==> flow/design.v <==
module ULA_LCD(clk, rst, rs, rw, en, dados, SOMA, SUBT, MULT, IGUAL, A, B, sinalA, sinalB);
	input [7:0] A;
	input [7:0] B;
	input sinalA;
	input sinalB;
	input SOMA;
	input SUBT;
	input MULT;
	input IGUAL;
	output en;
	output rw;
	output rs;
	output [7:0] dados;
	input clk;
	input rst;
	reg rs;
	reg rw;
	reg en;
	reg [7:0] dados;
	reg [21:0] c45;
	reg [21:0] c5;
	reg [21:0] c25;
	integer c1;
	reg flag45;
	reg flag5;
	reg flag2meio;
	reg [9:0] est2;
	reg flagbt1;
	reg flagbt2;
	reg flagbt3;
	reg flagbt4;
	reg flag_rst;
	reg [31:0] estado;
	reg subest;
	reg [5:0] charPos;
	reg [1:0] operacao;
	reg menos;
	reg [7:0] Alinha;
	reg [7:0] Blinha;
	reg menosA;
	reg menosB;
	reg menosR;
	parameter T45 = 2250, T5 = 250, T25 = 125;
	parameter clear = 1, opSOMA=1, opSUBT=2, opMULT=3, opIGUAL=4, skipLn=192, WAIT=10, WRITE=11, DEFAULT=6;
	reg [21:0] n45, n5, n25;
	reg nf45, nf5, nf25;
	always @(posedge clk) begin
		n45 = c45; n5 = c5; n25 = c25;
		nf45 = flag45; nf5 = flag5; nf25 = flag2meio;
    	if(flag_rst) begin
        	n45 = 0;
        	n25 = 0;
        	n5 = 0;
        	nf5 = 0;
        	nf45 = 0;
        	nf25 = 0;
    	end
    	if(n45 == T45) begin
            	n45 = 0;
            	nf45 = 1;
    	end
    	else if (n45 < T45) begin
        	n45 = n45+1;
    	end
    	if(n5 == T5) begin
        	n5 = 0;
        	nf5 = 1;
    	end
    	else if (n5 < T5) begin
        	n5 = n5 + 1;
    	end
    	if(n25 == T25) begin
			n25 = 0;
			nf25 = 1;
		end
		else if(n25 < T25) begin
			n25 = n25 + 1;
		end
		if(rst) begin
			c45 <= 0; c5 <= 0; c25 <= 0;
			flag45 <= 0; flag5 <= 0; flag2meio <= 0;
		end
		else begin
			c45 <= n45; c5 <= n5; c25 <= n25;
			flag45 <= nf45; flag5 <= nf5; flag2meio <= nf25;
		end
	end
	always @(posedge clk) begin
	if(rst) begin
		rs <= 0;
		rw <= 0;
		en <= 0;
		dados <= 0;
		c1 = 0;
		est2 <= 0;
		flagbt1 = 0;
		flagbt2 = 0;
		flagbt3 = 0;
		flagbt4 = 0;
		flag_rst <= 0;
		estado <= 0;
		subest = 0;
		charPos <= 0;
		operacao = 0;
		menos = 0;
		Alinha = 0;
		Blinha = 0;
		menosA <= 0;
		menosB <= 0;
	end
	else begin
    	case(estado)
			0: begin
				if(flag45) begin
					estado <= 1;
					subest <= 0;
				end
				else begin
					rs <= 0;
					rw <= 0;
					en <= 0;
				end
			end
        	1: begin
   			 if(subest == 0) begin
   				 en <= 0;
   				 subest <= 1;
   				 flag_rst <= 1;
   			 end
   			 else if(subest == 1) begin
   				 if(flag5) begin
   					 c1 = c1+1;
   					 rs <= 0;
   					 rw <= 0;
   					 en <= 1;
   					 dados <= 8'b00111000;
   					 flag_rst <= 1;
   					 subest = 0;
   					 estado <= 20;
   					 est2 <= 1;
   				 end
   				 else begin
   					 en <= 0;
   					 flag_rst <= 0;
   				 end
   				 if(c1 == 4) begin
   					 flag_rst <= 1;
   					 estado <= 20;
   					 subest <= 0;
   					 est2 <= 2;
   				 end
   			 end
        	end
        	20: begin
				en <= 1;
				if(subest == 0) begin
					subest <= 1;
					flag_rst <= 1;
				end
				else if(subest == 1) begin
					if(flag2meio) begin
						estado <= est2;
						subest <= 0;
					end
					else begin
						flag_rst <= 0;
					end
				end
			end
        	2: begin
   			 if(subest == 0) begin
   				 en <= 0;
   				 subest <= 1;
   				 flag_rst <= 1;
   			 end
   			 else if(subest == 1) begin  	
				if(flag5) begin
					 rs <= 0;
					 rw <= 0;
					 en <= 1;
					 dados <= 8'b00001100;
					 flag_rst <= 1;
					 subest <= 0;
					 estado <= 20;
					 est2 <= 3;	
				end
				else flag_rst <= 0; 
   			 end
        	end
        	3: begin
   			 if(subest == 0) begin
   				 en <= 0;
   				 subest <= 1;
   				 flag_rst <= 1;
   			 end
   			 if(subest == 1) begin
   				 if(flag5) begin
   					 dados <= 1;
   					 flag_rst <= 1;
   					 subest <= 0;
   					 estado <= 20;
   					 est2 <= 4;
   				 end
   				 else begin
   					 en <= 0;
   					 flag_rst <= 0;
   				 end
   			 end
        	end
        	4: begin
				 if(subest == 0) begin
					 en <= 0;
					 subest <= 1;
					 flag_rst <= 1;
				 end
				 if(subest == 1) begin
					 if(flag5) begin
						 rs <= 1'b0;
						 rw <= 1'b0;
						 en <= 1'b1;
						 dados <= 8'b0000110;
						 flag_rst <= 1;
						 subest <= 0;
						 estado <= 20;
						 est2 <= 5;
					 end
					 else begin
						 en <= 0;
						 flag_rst <= 0;
					 end
				 end
        	end
        	5: begin
				if(subest == 0) begin
					dados <= 0;
					 en <= 0;
					 subest <= 1;
					 flag_rst <= 1;
				 end
				 if(subest == 1) begin
					 if(flag5) begin
						 subest <= 0;
						 estado <= 6; 
					 end
					 else begin
						 en <= 0;
						 flag_rst <= 0;
					 end
				 end
			end
			6: begin
				en <= 0;
				if(!SOMA & !flagbt1) begin
					flagbt1 = 1;
				end
				else if(SOMA & flagbt1) begin
					subest <= 0;
					estado <= 9;
					charPos <= 20;
					flagbt1 <= 0;
					flag_rst <= 1;
					menosA <= 1;
					menosB <= 1;
					operacao = opSOMA;
				end
				if(!SUBT & !flagbt2) begin
					flagbt2 = 1;
				end
				else if(SUBT & flagbt2) begin
					subest <= 0;
					estado <= 17;
					charPos <= 20;
					flag_rst <= 1;
					flagbt2 <= 0;
					menosA <= 1;
					menosB <= 1;
					operacao = opSUBT;
				end
				if(!MULT & !flagbt3) begin
					flagbt3 = 1;
				end
				else if(MULT & flagbt3) begin
					subest <= 0;
					estado <= 25;
					flagbt3 = 0;
					flag_rst <= 1;
					operacao = opMULT;
					menosA <= 1;
					menosB <= 1;
					charPos <= 20;
				end
				if(!IGUAL & !flagbt4) begin
					flagbt4 = 1;
				end
				else if(IGUAL & flagbt4) begin
					charPos <= 0;
					subest <= 0;
					estado <= 15;
					flagbt4 = 0;
				end
			end
			9: begin
				if(subest == 0) begin
					subest <= 1;
					flag_rst <= 1;
				end
				else if(subest == 1) begin
					if(flag5) begin
						rs <= 0;
						rw <= 0;
						en <= 1;
						dados <= 1;
						subest <= 0;
						flag_rst <= 1;
						estado <= 20;
						est2 <= 10;
					end
					else begin
						flag_rst <= 0;
						en <= 0;
					end
				end
			end
        	10: begin
				en <= 0;
				if(subest == 0) begin
					subest <= 1;
					flag_rst <= 1;
				end
				else if(subest == 1) begin
					if(flag5) begin
						subest <= 0;
						flag_rst <= 1;
						estado <= 11;
					end
					else begin
						flag_rst <= 0;
					end
				end
   			end
   			11: begin
				if (charPos == 20) begin
					rs <= 0;
					rw <= 0;
					en <= 1;
					dados <= 1;
					charPos <= 0;
					estado <= 20;
					est2 <= 10;
					subest <= 0;
				end	
				else if(charPos == 0) begin
					if(sinalA & menosA) begin
						rs <= 1;
						rw <= 0;
						en <= 1;
						dados <= 45;
						estado <= 20;
						est2 <= 10;
						subest <= 0;
						menosA <= 0;
					end
					else begin 
						rs <= 1;
						rw <= 0;
						en <= 1;
						dados <= ((A/100) + 48);
						charPos <= 1;
						estado <= 20;
						est2 <= 10;
						subest <= 0;
					end
				end
				else if(charPos == 1) begin
					rs <= 1;
					rw <= 0;
					en <= 1;
					dados <= (((A/10)%10) + 48);
					charPos <= 2;
					estado <= 20;
					est2 <= 10;
					subest <= 0;
				end
				else if(charPos == 2) begin
					rs <= 1;
					rw <= 0;
					en <= 1;
					dados <= ((A%10) + 48);
					charPos <= 3;
					estado <= 20;
					est2 <= 10;
					subest <= 0;
				end
				else if(charPos == 3) begin
					rs <= 1;
					rw <= 0;
					en <= 1;
					dados <= 32;
					charPos <= 4;
					estado <= 20;
					est2 <= 10;
					subest <= 0;
				end
				else if(charPos == 4) begin
					rs <= 1;
					rw <= 0;
					en <= 1;
					dados <= 43;
					charPos <= 5;
					estado <= 20;
					est2 <= 10;
					subest <= 0;
				end
				else if(charPos == 5) begin
					rs <= 1;
					rw <= 0;
					en <= 1;
					dados <= 32;
					charPos <= 6;
					estado <= 20;
					est2 <= 10;
					subest <= 0;
				end
				else if(charPos == 6) begin
					if(sinalB & menosB) begin
						rs <= 1;
						rw <= 0;
						en <= 1;
						dados <= 45;
						estado <= 20;
						est2 <= 10;
						subest <= 0;
						menosB <= 0;
					end
					else begin
						rs <= 1;
						rw <= 0;
						en <= 1;
						dados <= ((B/100) + 48);
						charPos <= 7;
						estado <= 20;
						est2 <= 10;
						subest <= 0;
					end
				end
				else if(charPos == 7) begin
					rs <= 1;
					rw <= 0;
					en <= 1;
					dados <= ((B/10)%10 + 48);
					charPos <= 8;
					estado <= 20;
					est2 <= 10;
					subest <= 0;
				end
				else if(charPos == 8) begin
					rs <= 1;
					rw <= 0;
					en <= 1;
					dados <= ((B%10) + 48);
					charPos <= 9;
					estado <= 20;
					est2 <= 10;
					subest <= 0;
				end
				else if(charPos == 9) begin
					rs <= 1;
					rw <= 0;
					en <= 1;
					dados <= 32;
					charPos <= 10;
					estado <= 20;
					est2 <= 10;
					subest <= 0;
				end
				else if(charPos == 10) begin
					rs <= 1;
					rw <= 0;
					en <= 1;
					dados <= 32;
					charPos <= 11;
					estado <= 20;
					est2 <= 10;
					subest <= 0;
				end
				else if(charPos == 11) begin
					rs <= 1;
					rw <= 0;
					en <= 1;
					dados <= 32;
					charPos <= 12;
					estado <= 20;
					est2 <= 10;
					subest <= 0;
				end
				else if(charPos == 12) begin
					rs <= 1;
					rw <= 0;
					en <= 1;
					dados <= 32;
					charPos <= 13;
					estado <= 20;
					est2 <= 10;
					subest <= 0;
				end
				else if(charPos == 13) begin
					rs <= 1;
					rw <= 0;
					en <= 1;
					dados <= 32;
					charPos <= 14;
					estado <= 20;
					est2 <= 10;
					subest <= 0;
				end
				else if(charPos == 14) begin
					rs <= 1;
					rw <= 0;
					en <= 1;
					dados <= 32;
					charPos <= 15;
					estado <= 20;
					est2 <= 10;
					subest <= 0;
				end
				else if(charPos == 15) begin
					rs <= 1;
					rw <= 0;
					en <= 1;
					dados <= 32;
					charPos <= 17;
					estado <= 20;
					est2 <= 10;
					subest <= 0;
				end
				else if(charPos == 17) begin
					en <= 0;
					estado <= 20;
					est2 <= 10;
					charPos <= 18;
					subest <= 0;
				end
				else if(charPos == 18) begin
					estado <= 6;
					subest <= 0;
				end
			end
   			15: begin
				Alinha = A;
				Blinha = B;
				if(operacao == opSOMA) begin
					if(sinalA & !sinalB) begin
						operacao = opSUBT;
						if(A > B) begin
							menos = 1;
						end
						else begin
							menos = 0;
							Alinha = B;
							Blinha = A;
						end
					end
					else if(!sinalA & sinalB) begin
						operacao = opSUBT;
						if(B > A) begin
							menos = 1;
							Alinha = B;
							Blinha = A;
						end
						else menos = 0;
					end
					else if(sinalA & sinalB) begin
						if(A>0 & B>0) menos = 1;
						else menos = 0;
					end
					else menos = 0;
				end
				else if(operacao == opSUBT) begin
					if(sinalA & !sinalB) begin
						operacao = opSOMA;
						if(A>0 & B>0) menos = 1;
						else menos = 0;
					end
					else if(!sinalA & sinalB) begin
						operacao = opSOMA;
						menos = 0;
					end
					else if(sinalA & sinalB) begin
						if(A > B) begin
							menos = 1;
						end
						else begin
							menos = 0;
							Alinha = B;
							Blinha = A;
						end
					end
					else begin
						if(B > A) begin
							menos = 1;
							Alinha = B;
							Blinha = A;
						end
						else menos = 0;
					end
				end
				case(operacao) 
					opSOMA: begin
						if(subest == 0) begin
							en <= 0;
							subest <= 1;
							flag_rst <= 1;
						end
						else if(subest == 1) begin
							if(flag5) begin
								rs <= 0;
								rw <= 0;
								en <= 1;
								subest <= 0;
								estado <= 20;
								est2 <= 13;
								dados <= 8'b11000000;
							end
							else begin
								flag_rst <= 0;
								en <= 0;
							end
						end
					end
					opSUBT: begin
						if(subest == 0) begin
							en <= 0;
							subest <= 1;
							flag_rst <= 1;
						end
						else if(subest == 1) begin
							if(flag5) begin
								rs <= 0;
								rw <= 0;
								en <= 1;
								subest <= 0;
								estado <= 20;
								est2 <= 18;
								dados <= 8'b11000000;
							end
							else begin
								flag_rst <= 0;
								en <= 0;
							end
						end
					end
					opMULT: begin
						if(subest == 0) begin
							en <= 0;
							subest <= 1;
							flag_rst <= 1;
						end
						else if(subest == 1) begin
							if(flag5) begin
								rs <= 0;
								rw <= 0;
								en <= 1;
								subest <= 0;
								estado <= 20;
								est2 <= 21;
								dados <= 8'b11000000;
								if(sinalA & !sinalB || !sinalA & sinalB) begin
									if(A>0 & B>0) menos = 1;
									else menos = 0;
								end
								else begin
									menos = 0;
								end
							end
							else begin
								flag_rst <= 0;
								en <= 0;
							end
						end
					end
				endcase		
			end
			13: begin
				if(subest == 0) begin
					en <= 0;
					subest <= 1;
					flag_rst <= 1;
				end
				else if(subest == 1) begin
					if(flag5) begin
						subest <= 0;
						estado <= 14;
					end
					else begin
						flag_rst <= 0;
						en <= 0;
					end
				end
			end
			14: begin
				if(subest == 0) begin
					en <= 0;
					subest <= 1;
					flag_rst <= 1;
				end
				else if(subest == 1) begin
					if(flag5) begin
						if(charPos == 0) begin
							subest <= 0;
							estado <= 20;
							est2 <= 13;
							charPos <= 1;
						end
						else if(charPos == 1) begin
							if(menos) begin
								menos = 0;
								rs <= 1;
								rw <= 0;
								en <= 1;
								dados <= 45;
								estado <= 20;
								est2 <= 13;
								subest <= 0;
							end
							else begin
								rs <= 1;
								rw <= 0;
								en <= 1;
								dados <= ((A+B)/100 + 48);
								subest <= 0;
								charPos <= 2;
								estado <= 20;
								est2 <= 13;
							end
						end
						else if(charPos == 2) begin
							rs <= 1;
							rw <= 0;
							en <= 1;
							dados <= ((((A+B)/10)%10) + 48);
							subest <= 0;
							charPos <= 3;
							estado <= 20;
							est2 <= 13;
						end
						else if(charPos == 3) begin
							rs <= 1;
							rw <= 0;
							en <= 1;
							dados <= (((A+B)%10) + 48);
							subest <= 0;
							charPos <= 4;
							estado <= 20;
							est2 <= 13;
						end
						else if(charPos == 4) begin
							rs <= 1;
							rw <= 0;
							en <= 1;
							dados <= 32;
							subest <= 0;
							charPos <= 5;
							estado <= 20;
							est2 <= 13;
						end
						else if(charPos == 5) begin
							subest <= 0;
							estado <= 20;
							est2 <= 6;
						end
					end
					else begin
						flag_rst <= 0;
						en <= 0;
					end
				end
			end
			16: begin
				en <= 0;
				if(subest == 0) begin
					subest <= 1;
					flag_rst <= 1;
				end
				else if(subest == 1) begin
					if(flag5) begin
						subest <= 0;
						flag_rst <= 1;
						estado <= 17;
					end
					else begin
						flag_rst <= 0;
					end
				end
			end
			17: begin
				if (charPos == 20) begin
					rs <= 0;
					rw <= 0;
					en <= 1;
					dados <= 1;
					charPos <= 0;
					estado <= 20;
					est2 <= 16;
					subest <= 0;
				end	
				else if(charPos == 0) begin
					if(sinalA & menosA) begin
						rs <= 1;
						rw <= 0;
						en <= 1;
						dados <= 45;
						estado <= 20;
						est2 <= 16;
						subest <= 0;
						menosA <= 0;
					end
					else begin 
						rs <= 1;
						rw <= 0;
						en <= 1;
						dados <= ((A/100) + 48);
						charPos <= 1;
						estado <= 20;
						est2 <= 16;
						subest <= 0;
					end
				end
				else if(charPos == 1) begin
					rs <= 1;
					rw <= 0;
					en <= 1;
					dados <= (((A/10)%10) + 48);
					charPos <= 2;
					estado <= 20;
					est2 <= 16;
					subest <= 0;
				end
				else if(charPos == 2) begin
					rs <= 1;
					rw <= 0;
					en <= 1;
					dados <= ((A%10) + 48);
					charPos <= 3;
					estado <= 20;
					est2 <= 16;
					subest <= 0;
				end
				else if(charPos == 3) begin
					rs <= 1;
					rw <= 0;
					en <= 1;
					dados <= 32;
					charPos <= 4;
					estado <= 20;
					est2 <= 16;
					subest <= 0;
				end
				else if(charPos == 4) begin
					rs <= 1;
					rw <= 0;
					en <= 1;
					dados <= 45;
					charPos <= 5;
					estado <= 20;
					est2 <= 16;
					subest <= 0;
				end
				else if(charPos == 5) begin
					rs <= 1;
					rw <= 0;
					en <= 1;
					dados <= 32;
					charPos <= 6;
					estado <= 20;
					est2 <= 16;
					subest <= 0;
				end
				else if(charPos == 6) begin
					if(sinalB & menosB) begin
						rs <= 1;
						rw <= 0;
						en <= 1;
						dados <= 45;
						estado <= 20;
						est2 <= 16;
						subest <= 0;
						menosB <= 0;
					end
					else begin 
						rs <= 1;
						rw <= 0;
						en <= 1;
						dados <= ((B/100) + 48);
						charPos <= 7;
						estado <= 20;
						est2 <= 16;
						subest <= 0;
					end
				end
				else if(charPos == 7) begin
					rs <= 1;
					rw <= 0;
					en <= 1;
					dados <= ((B/10)%10 + 48);
					charPos <= 8;
					estado <= 20;
					est2 <= 16;
					subest <= 0;
				end
				else if(charPos == 8) begin
					rs <= 1;
					rw <= 0;
					en <= 1;
					dados <= ((B%10) + 48);
					charPos <= 9;
					estado <= 20;
					est2 <= 16;
					subest <= 0;
				end
				else if(charPos == 9) begin
					rs <= 1;
					rw <= 0;
					en <= 1;
					dados <= 32;
					charPos <= 10;
					estado <= 20;
					est2 <= 16;
					subest <= 0;
				end
				else if(charPos == 10) begin
					rs <= 1;
					rw <= 0;
					en <= 1;
					dados <= 32;
					charPos <= 11;
					estado <= 20;
					est2 <= 16;
					subest <= 0;
				end
				else if(charPos == 11) begin
					rs <= 1;
					rw <= 0;
					en <= 1;
					dados <= 32;
					charPos <= 12;
					estado <= 20;
					est2 <= 16;
					subest <= 0;
				end
				else if(charPos == 12) begin
					rs <= 1;
					rw <= 0;
					en <= 1;
					dados <= 32;
					charPos <= 13;
					estado <= 20;
					est2 <= 16;
					subest <= 0;
				end
				else if(charPos == 13) begin
					rs <= 1;
					rw <= 0;
					en <= 1;
					dados <= 32;
					charPos <= 14;
					estado <= 20;
					est2 <= 16;
					subest <= 0;
				end
				else if(charPos == 14) begin
					rs <= 1;
					rw <= 0;
					en <= 1;
					dados <= 32;
					charPos <= 15;
					estado <= 20;
					est2 <= 16;
					subest <= 0;
				end
				else if(charPos == 15) begin
					rs <= 1;
					rw <= 0;
					en <= 1;
					dados <= 32;
					charPos <= 16;
					estado <= 20;
					est2 <= 16;
					subest <= 0;
				end
				else if(charPos == 16) begin
					en <= 0;
					estado <= 20;
					est2 <= 16;
					charPos <= 17;
					subest <= 0;
				end
				else if(charPos == 17) begin
					estado <= 6;
					subest <= 0;
				end
			end
			18: begin
				if(subest == 0) begin
					en <= 0;
					subest <= 1;
					flag_rst <= 1;
				end
				else if(subest == 1) begin
					if(flag5) begin
						subest <= 0;
						estado <= 19;
					end
					else begin
						flag_rst <= 0;
						en <= 0;
					end
				end
			end
			19: begin
				if(subest == 0) begin
					en <= 0;
					subest <= 1;
					flag_rst <= 1;
				end
				else if(subest == 1) begin
					if(flag5) begin
						if(charPos == 0) begin
							subest <= 0;
							estado <= 20;
							est2 <= 18;
							charPos <= 1;
						end
						else if(charPos == 1) begin
							if(menos) begin
								menos = 0;
								rs <= 1;
								rw <= 0;
								en <= 1;
								dados <= 45;
								estado <= 20;
								est2 <= 18;
								subest <= 0;
							end
							else begin
								rs <= 1;
								rw <= 0;
								en <= 1;
								dados <= ((Alinha-Blinha)/100 + 48);
								subest <= 0;
								charPos <= 2;
								estado <= 20;
								est2 <= 18;
							end
						end
						else if(charPos == 2) begin
							rs <= 1;
							rw <= 0;
							en <= 1;
							dados <= ((((Alinha-Blinha)/10)%10) + 48);
							subest <= 0;
							charPos <= 3;
							estado <= 20;
							est2 <= 18;
						end
						else if(charPos == 3) begin
							rs <= 1;
							rw <= 0;
							en <= 1;
							dados <= (((Alinha-Blinha)%10) + 48);
							subest <= 0;
							charPos <= 4;
							estado <= 20;
							est2 <= 18;
						end
						else if(charPos == 4) begin
							rs <= 1;
							rw <= 0;
							en <= 1;
							dados <= 32;
							subest <= 0;
							charPos <= 5;
							estado <= 20;
							est2 <= 18;
						end
						else if(charPos == 5) begin
							subest <= 0;
							estado <= 20;
							est2 <= 6;
						end
					end
					else begin
						flag_rst <= 0;
						en <= 0;
					end
				end
			end
			21: begin
				if(subest == 0) begin
					en <= 0;
					subest <= 1;
					flag_rst <= 1;
				end
				else if(subest == 1) begin
					if(flag5) begin
						subest <= 0;
						estado <= 22;
					end
					else begin
						flag_rst <= 0;
						en <= 0;
					end
				end
			end
			22: begin
				if(subest == 0) begin
					en <= 0;
					subest <= 1;
					flag_rst <= 1;
				end
				else if(subest == 1) begin
					if(flag5) begin
						if(charPos == 0) begin
							subest <= 0;
							estado <= 20;
							est2 <= 21;
							charPos <= 1;
						end
						else if(charPos == 1) begin
							if(menos) begin
								menos = 0;
								rs <= 1;
								rw <= 0;
								en <= 1;
								dados <= 45;
								estado <= 20;
								est2 <= 21;
								subest <= 0;
							end
							else begin
								rs <= 1;
								rw <= 0;
								en <= 1;
								dados <= ((A*B)/10000 + 48);
								subest <= 0;
								charPos <= 2;
								estado <= 20;
								est2 <= 21;
							end
						end
						else if(charPos == 2) begin
							rs <= 1;
							rw <= 0;
							en <= 1;
							dados <= ((((A*B)/1000)%10) + 48);
							subest <= 0;
							charPos <= 3;
							estado <= 20;
							est2 <= 21;
						end
						else if(charPos == 3) begin
							rs <= 1;
							rw <= 0;
							en <= 1;
							dados <= (((A*B/100)%10) + 48);
							subest <= 0;
							charPos <= 4;
							estado <= 20;
							est2 <= 21;
						end
						else if(charPos == 4) begin
							rs <= 1;
							rw <= 0;
							en <= 1;
							dados <= (((A*B/10)%10) + 48);
							subest <= 0;
							charPos <= 5;
							estado <= 20;
							est2 <= 21;
						end
						else if(charPos == 5) begin
							rs <= 1;
							rw <= 0;
							en <= 1;
							dados <= ((A*B)%10) + 48;
							subest <= 0;
							charPos <= 6;
							estado <= 20;
							est2 <= 21;
						end
						else if(charPos == 6) begin
							rs <= 1;
							rw <= 0;
							en <= 1;
							dados <= 32;
							subest <= 0;
							charPos <= 7;
							estado <= 20;
							est2 <= 21;
						end
						else if(charPos == 7) begin
							subest <= 0;
							estado <= 20;
							est2 <= 6;
						end
					end
					else begin
						flag_rst <= 0;
						en <= 0;
					end
				end
			end
			24: begin
				en <= 0;
				if(subest == 0) begin
					subest <= 1;
					flag_rst <= 1;
				end
				else if(subest == 1) begin
					if(flag5) begin
						subest <= 0;
						flag_rst <= 1;
						estado <= 25;
					end
					else begin
						flag_rst <= 0;
					end
				end
			end
			25: begin
				if (charPos == 20) begin
					rs <= 0;
					rw <= 0;
					en <= 1;
					dados <= 1;
					charPos <= 0;
					estado <= 20;
					est2 <= 24;
					subest <= 0;
				end	
				else if(charPos == 0) begin
					if(sinalA & menosA) begin
						rs <= 1;
						rw <= 0;
						en <= 1;
						dados <= 45;
						estado <= 20;
						est2 <= 24;
						subest <= 0;
						menosA <= 0;
					end
					else begin 
						rs <= 1;
						rw <= 0;
						en <= 1;
						dados <= ((A/100) + 48);
						charPos <= 1;
						estado <= 20;
						est2 <= 24;
						subest <= 0;
					end
				end
				else if(charPos == 1) begin
					rs <= 1;
					rw <= 0;
					en <= 1;
					dados <= (((A/10)%10) + 48);
					charPos <= 2;
					estado <= 20;
					est2 <= 24;
					subest <= 0;
				end
				else if(charPos == 2) begin
					rs <= 1;
					rw <= 0;
					en <= 1;
					dados <= ((A%10) + 48);
					charPos <= 3;
					estado <= 20;
					est2 <=24;
					subest <= 0;
				end
				else if(charPos == 3) begin
					rs <= 1;
					rw <= 0;
					en <= 1;
					dados <= 32;
					charPos <= 4;
					estado <= 20;
					est2 <= 24;
					subest <= 0;
				end
				else if(charPos == 4) begin
					rs <= 1;
					rw <= 0;
					en <= 1;
					dados <= 42;
					charPos <= 5;
					estado <= 20;
					est2 <= 24;
					subest <= 0;
				end
				else if(charPos == 5) begin
					rs <= 1;
					rw <= 0;
					en <= 1;
					dados <= 32;
					charPos <= 6;
					estado <= 20;
					est2 <= 24;
					subest <= 0;
				end
				else if(charPos == 6) begin
					if(sinalB & menosB) begin
						rs <= 1;
						rw <= 0;
						en <= 1;
						dados <= 45;
						estado <= 20;
						est2 <= 24;
						subest <= 0;
						menosB <= 0;
					end
					else begin 
						rs <= 1;
						rw <= 0;
						en <= 1;
						dados <= ((B/100) + 48);
						charPos <= 7;
						estado <= 20;
						est2 <= 24;
						subest <= 0;
					end
				end
				else if(charPos == 7) begin
					rs <= 1;
					rw <= 0;
					en <= 1;
					dados <= ((B/10)%10 + 48);
					charPos <= 8;
					estado <= 20;
					est2 <= 24;
					subest <= 0;
				end
				else if(charPos == 8) begin
					rs <= 1;
					rw <= 0;
					en <= 1;
					dados <= ((B%10) + 48);
					charPos <= 9;
					estado <= 20;
					est2 <= 24;
					subest <= 0;
				end
				else if(charPos == 9) begin
					rs <= 1;
					rw <= 0;
					en <= 1;
					dados <= 32;
					charPos <= 10;
					estado <= 20;
					est2 <= 24;
					subest <= 0;
				end
				else if(charPos == 10) begin
					rs <= 1;
					rw <= 0;
					en <= 1;
					dados <= 32;
					charPos <= 11;
					estado <= 20;
					est2 <= 24;
					subest <= 0;
				end
				else if(charPos == 11) begin
					rs <= 1;
					rw <= 0;
					en <= 1;
					dados <= 32;
					charPos <= 12;
					estado <= 20;
					est2 <= 24;
					subest <= 0;
				end
				else if(charPos == 12) begin
					rs <= 1;
					rw <= 0;
					en <= 1;
					dados <= 32;
					charPos <= 13;
					estado <= 20;
					est2 <= 24;
					subest <= 0;
				end
				else if(charPos == 13) begin
					rs <= 1;
					rw <= 0;
					en <= 1;
					dados <= 32;
					charPos <= 14;
					estado <= 20;
					est2 <= 24;
					subest <= 0;
				end
				else if(charPos == 14) begin
					rs <= 1;
					rw <= 0;
					en <= 1;
					dados <= 32;
					charPos <= 15;
					estado <= 20;
					est2 <= 24;
					subest <= 0;
				end
				else if(charPos == 15) begin
					rs <= 1;
					rw <= 0;
					en <= 1;
					dados <= 32;
					charPos <= 16;
					estado <= 20;
					est2 <= 24;
					subest <= 0;
				end
				else if(charPos == 16) begin
					en <= 0;
					estado <= 20;
					est2 <= 24;
					charPos <= 17;
					subest <= 0;
				end
				else if(charPos == 17) begin
					estado <= 6;
					subest <= 0;
				end
			end
    	endcase
	end
	end
endmodule
* Step by step through the tools: ULA_LCD
The steps from the RTL of ULA_LCD to its reports follow in flow order.
Lines are those of the file above, counted from 1.
Operators: Yosys type, input widths -> output width; for muxes data width and select width s.
Library cell names are shortened.
Not given: -
- Design top :: ULA_LCD
- Clock port :: clk
- Library :: sky130hd
- Timing corner :: tt_025C_1v80

* Word level
Yosys after proc, flatten, opt, wreduce and memory -nomap, before mapping. Memory bits, and registers merged into a memory's read port (data or address), are not among the register bits. Print and check cells are not counted.
- $add $sub $neg :: 23
- $mul :: 1
- Divide/modulo/power cells :: 24
- Magnitude comparators :: 7
- Equality and inequality tests :: 139
- Multiplexer cells :: 636
- Bitwise operators :: 14
- Reductions and logical operators :: 65
** Operator list (count)
- $mux 32 :: 90
- $mod 32x4->32 const B :: 10
- $mux 10 :: 96
- $mux 8 :: 86
- $div 32x7->32 const B :: 3
- $pmux 32 s17 :: 1
- $div 32x14->32 const B :: 1
- $div 8x7->32 const B :: 2
- $div 32x4->32 const B :: 3
- $mux 6 :: 63
- $div 32x10->32 const B :: 1
- $eq 32x5->1 const B :: 9
- $mux 1 :: 267
- $div 8x4->32 const B :: 2
- $mod 8x4->32 const B :: 2
- $eq 32x4->1 const B :: 7
- $add 8x6->8 const B :: 17
- $mux 22 :: 6
- $mul 8x8->16 :: 1
- $pmux 10 s12 :: 1
- $ne 2x2->1 const B :: 48
- $eq 32x3->1 const B :: 3
- $pmux 8 s12 :: 1
- $add 22x1->22 const B :: 3
- $eq 32x2->1 const B :: 2
- $ne 19x19->1 const B :: 3
- $reduce_and 28->1 :: 2
- $eq 6x4->1 const B :: 8
Not listed: further kinds 69, cells in them 171.
- Register bits :: 187
- Bits of input ports :: 24
- Output and inout bits :: 11

* Logic depth
Yosys ltp: most cells in a row. Word level: on the elaborated netlist, between registers, memories and ports. Mapped: between sequential cells and ports; inverters and the memories' decode and read muxes count.
- Word-level depth :: 21
- ABC_AREA :: 1
- Gate-level depth with buffers :: 562

* Synthesis result
Yosys stat after the flow's synthesis: flattened, memories mapped to cells. It holds for the ABC_AREA given above (unset counts as 0); a run with the other value may have another netlist.
** Cells by type
- nand2_1 :: count 3141, area in all 1.18E+04 um^2
- inv_1 :: count 1963, area in all 7.37E+03 um^2
- ha_1 :: count 514, area in all 6.43E+03 um^2
- nor2_1 :: count 1431, area in all 5.37E+03 um^2
- nand3_1 :: count 956, area in all 4.78E+03 um^2
- dfxtp_1 :: count 203, area in all 4.06E+03 um^2
- o21ai_0 :: count 613, area in all 3.07E+03 um^2
- xor2_1 :: count 341, area in all 2.99E+03 um^2
- a21oi_1 :: count 446, area in all 2.23E+03 um^2
- nand4_1 :: count 323, area in all 2.02E+03 um^2
- nand2_2 :: count 253, area in all 1.58E+03 um^2
- nand3_2 :: count 156, area in all 1.56E+03 um^2
- xnor2_1 :: count 140, area in all 1.23E+03 um^2
- nand3_4 :: count 54, area in all 945.907 um^2
- nor3_1 :: count 188, area in all 940.902 um^2
- nand2_4 :: count 71, area in all 799.517 um^2
- fa_1 :: count 38, area in all 760.73 um^2
- nor2_4 :: count 67, area in all 754.474 um^2
Not listed: further types 74, cells in them 1251.
- Cell count :: 12149
- Synthesis area :: 67429.7 um^2
- Sequential part of the area :: 4063.9 um^2
- Flip-flop cells :: 203

* Timing after synthesis
Path of least setup slack by OpenSTA after synthesis, without wires, with an ideal clock, recovery checks aside; 20% of the period is set as input and as output delay. Where synthesis merged equal registers, the netlist keeps one of their names.
- Path kind :: input to register
- From :: in A[3]
- To :: reg dados[0]
- Clock period :: 120.0 ns
- External input delay :: 24.000 ns
- Setup time :: 0.116 ns
- Time at the first pin :: 24.000 ns
- Arrival :: 87.272 ns
- Required time :: 119.884 ns
- Path slack :: 32.611 ns
- Path delay :: 63.388 ns
- Driving pins on the path :: 486
- Period reached after synthesis :: 87.389 ns
"path delay" is the arrival time less input delay plus setup time.
"driving pins on the path" counts driving pins, that of a launching flip-flop among them; a cell with two outputs on the path counts twice.
"period reached after synthesis" = period - worst setup slack (recovery checks aside). The figure is calculated, with input and output delays left at 20% of the set period.
Between the ends stands the longest chain of elaborated cells between them, by number of cells; it is not shown to be the way that was timed. Of several equally long chains one is given.
A line is the first line of the expression or statement that the cell stems from. Yosys adds cells for indexed reads and writes and turns some case tables into memories.
A register here has more assigning lines than the two given.
- Cell sequence :: clkbuf_1 nand2_1 inv_1 fa_1 fa_1 fa_1 inv_1 fa_1 inv_1 ha_1 nand2_1 nor2_1 nand2_1 nand3_1 a21oi_1 o21bai_1 a21oi_1 o21bai_1 (+450 left out) nand3_1 nand2_1 nor2_1 nand4_1 nand2_1 nand2_1 nand2_1 nand3_1 nand3_1 nand2_1 nand2_1 nand2_1 nand2_1 nand2_1 nand2_1 nand2_1 nand2_1 a21oi_2
- Length of the longest elaborated chain :: 12
- Elaborated cells between the ends (all ways) :: 59
- Classes of those cells :: add/sub (12); mul (1); div (16); mux (30)
** RTL lines, path post-synthesis
- start: declaration :: RTL line 2 : input [7:0] A;
- $mul 8x8->16 :: RTL line 1174 : dados <= (((A*B/10)%10) + 48);
- $div 32x4->32 :: RTL line 1174
- $mod 32x4->32 :: RTL line 1174
- $add 8x6->8 :: RTL line 1174
- $mux 8 :: RTL line 1170 : else if(charPos == 4) begin
- $mux 8 :: RTL line 1160 : else if(charPos == 3) begin
- $mux 8 :: RTL line 1150 : else if(charPos == 2) begin
- $mux 8 :: RTL line 1128 : else if(charPos == 1) begin
- $mux 8 :: RTL line 1122 : if(charPos == 0) begin
- $mux 8 :: RTL line 1121 : if(flag5) begin
- $mux 8 :: RTL line 1115
- $pmux 8 s12 :: RTL line 112 : case(estado)
- end: assignment :: RTL line 367 : dados <= ((A/100) + 48);
- end: assignment :: RTL line 378 : dados <= (((A/10)%10) + 48);
- end: declaration :: RTL line 13 : output [7:0] dados;

* Path in the finished layout
From the final timing report of job 2: the path of least setup slack in the routed layout; clock arrival at registers is part of the times.
- Path kind :: input to register
- From :: in B[2]
- To :: reg dados[0]
- Clock period :: 120.0 ns
- External input delay :: 24.00 ns
- Setup time :: 0.09 ns
- Time at the first pin :: 24.00 ns
- Arrival :: 98.52 ns
- Required time :: 120.44 ns
- Path slack :: 21.92 ns
- Driving pins on the path :: 450
Between the ends stands the longest chain of elaborated cells between them, by number of cells; it is not shown to be the way that was timed. Of several equally long chains one is given.
A register here has more assigning lines than the two given.
- Cell sequence :: clkdlybuf4s50_1 nand2_1 fa_1 inv_1 fa_1 fa_1 inv_1 fa_1 inv_1 ha_1 a21o_1 nand2_1 nand3_1 a21oi_1 o21bai_1 a21oi_1 o21bai_1 xor2_1 (+414 left out) inv_1 nand3_1 nand3_1 nand2_1 nor2_1 nand4_1 nand2_1 nand2_1 nand2_1 nand3_1 nand2_1 o21ai_1 nand2_1 nand3_1 nor2_1 nand2_1 nand2_1 a21oi_2
- Length of the longest elaborated chain :: 13
- Elaborated cells between the ends (all ways) :: 69
- Classes of those cells :: add/sub (12); mul (1); div (16); mux (40)
** RTL lines, path after layout
- start: declaration :: RTL line 3 : input [7:0] B;
- $div 8x4->32 :: RTL line 1338 : dados <= ((B/10)%10 + 48);
- $mod 32x4->32 :: RTL line 1338
- $add 8x6->8 :: RTL line 1338
- $mux 8 :: RTL line 1334 : else if(charPos == 7) begin
- $mux 8 :: RTL line 1312 : else if(charPos == 6) begin
- $mux 8 :: RTL line 1302 : else if(charPos == 5) begin
- $mux 8 :: RTL line 1292 : else if(charPos == 4) begin
- $mux 8 :: RTL line 1282 : else if(charPos == 3) begin
- $mux 8 :: RTL line 1272 : else if(charPos == 2) begin
- $mux 8 :: RTL line 1262 : else if(charPos == 1) begin
- $mux 8 :: RTL line 1240 : else if(charPos == 0) begin
- $mux 8 :: RTL line 1230 : if (charPos == 20) begin
- $pmux 8 s12 :: RTL line 112 : case(estado)
- end: assignment :: RTL line 367 : dados <= ((A/100) + 48);
- end: assignment :: RTL line 378 : dados <= (((A/10)%10) + 48);
- end: declaration :: RTL line 13 : output [7:0] dados;

Memo
Re: implementation data of ULA_LCD

Flow measurements of ULA_LCD on sky130hd: 2 stored runs with different settings, listed in no order. Input and output delays are each 20% of the period that was set; the output load is 0.01 pF.
"clock period reached" = clock period - worst setup slack. The figure is calculated, with input and output delays left at 20% of the set period.
By "time on the worst setup path" is meant the share of the clock period that the worst setup path is allowed (20% is reserved at inputs, 20% at outputs), minus its slack. Clock arrival times at its registers enter into it.

* Job 1
** Files
==> flow/run.sh <==
#!/bin/bash
# the make line also repeats the synthesis and layout settings of config.mk as NAME=value (left out here)
make -C /OpenROAD-flow-scripts/flow DESIGN_CONFIG=/design/flow/config.mk WORK_HOME=/design/flow/orfs CLKGATE_MAP_FILE= finish
==> flow/config.mk <==
export PLATFORM = sky130hd
export DESIGN_NAME = ULA_LCD
export DESIGN_NICKNAME = ULA_LCD
export VERILOG_FILES = /design/flow/design.v
export SDC_FILE = /design/flow/constraint.sdc
export NUM_CORES = 4
export LEC_CHECK = 0
export ABC_AREA = 1
export CAP_MARGIN = 20
export CELL_PAD_IN_SITES_DETAIL_PLACEMENT = 2
export CORE_MARGIN = 6
export CORE_UTILIZATION = 50
export CTS_CLUSTER_SIZE = 89
export GPL_TIMING_DRIVEN = 0
export MAX_ROUTING_LAYER = met5
export PLACE_DENSITY_LB_ADDON = 0.11
export SLEW_MARGIN = 20
==> flow/constraint.sdc <==
create_clock -name core_clock -period 150.0 [get_ports {clk}]
set_input_delay 30.0000 -clock core_clock [delete_from_list [all_inputs] [get_ports {clk}]]
set_output_delay 30.0000 -clock core_clock [all_outputs]
set_load 0.01 [all_outputs]
** Results
Did not finish, placement stopped with DPL-0033.

* Job 2
** Files
==> flow/run.sh <==
#!/bin/bash
# the make line also repeats the synthesis and layout settings of config.mk as NAME=value (left out here)
make -C /OpenROAD-flow-scripts/flow DESIGN_CONFIG=/design/flow/config.mk WORK_HOME=/design/flow/orfs CLKGATE_MAP_FILE= finish
==> flow/config.mk <==
export PLATFORM = sky130hd
export DESIGN_NAME = ULA_LCD
export DESIGN_NICKNAME = ULA_LCD
export VERILOG_FILES = /design/flow/design.v
export SDC_FILE = /design/flow/constraint.sdc
export NUM_CORES = 4
export LEC_CHECK = 0
export ABC_AREA = 1
export CAP_MARGIN = 0
export CELL_PAD_IN_SITES_DETAIL_PLACEMENT = 0
export CELL_PAD_IN_SITES_GLOBAL_PLACEMENT = 1
export CORE_MARGIN = 6
export CORE_UTILIZATION = 33
export CTS_CLUSTER_DIAMETER = 214
export CTS_CLUSTER_SIZE = 46
export HOLD_SLACK_MARGIN = 0.03
export MIN_ROUTING_LAYER = met1
export SETUP_SLACK_MARGIN = 5.0
export SLEW_MARGIN = 20
==> flow/constraint.sdc <==
create_clock -name core_clock -period 120.0 [get_ports {clk}]
set_input_delay 24.0000 -clock core_clock [delete_from_list [all_inputs] [get_ports {clk}]]
set_output_delay 24.0000 -clock core_clock [all_outputs]
set_load 0.01 [all_outputs]
** Results
- Chip area in the Yosys report :: 67429.7 um^2
- Die area :: 215324.0 um^2
- Standard-cell area after routing :: 70625.2 um^2
- Utilization after layout :: 0.349
- Setup slack of the critical path :: 21.918 ns
- Clock period reached :: 98.082 ns
- Time on the worst setup path :: 74.08 ns
- Kind of the worst setup path :: input to register
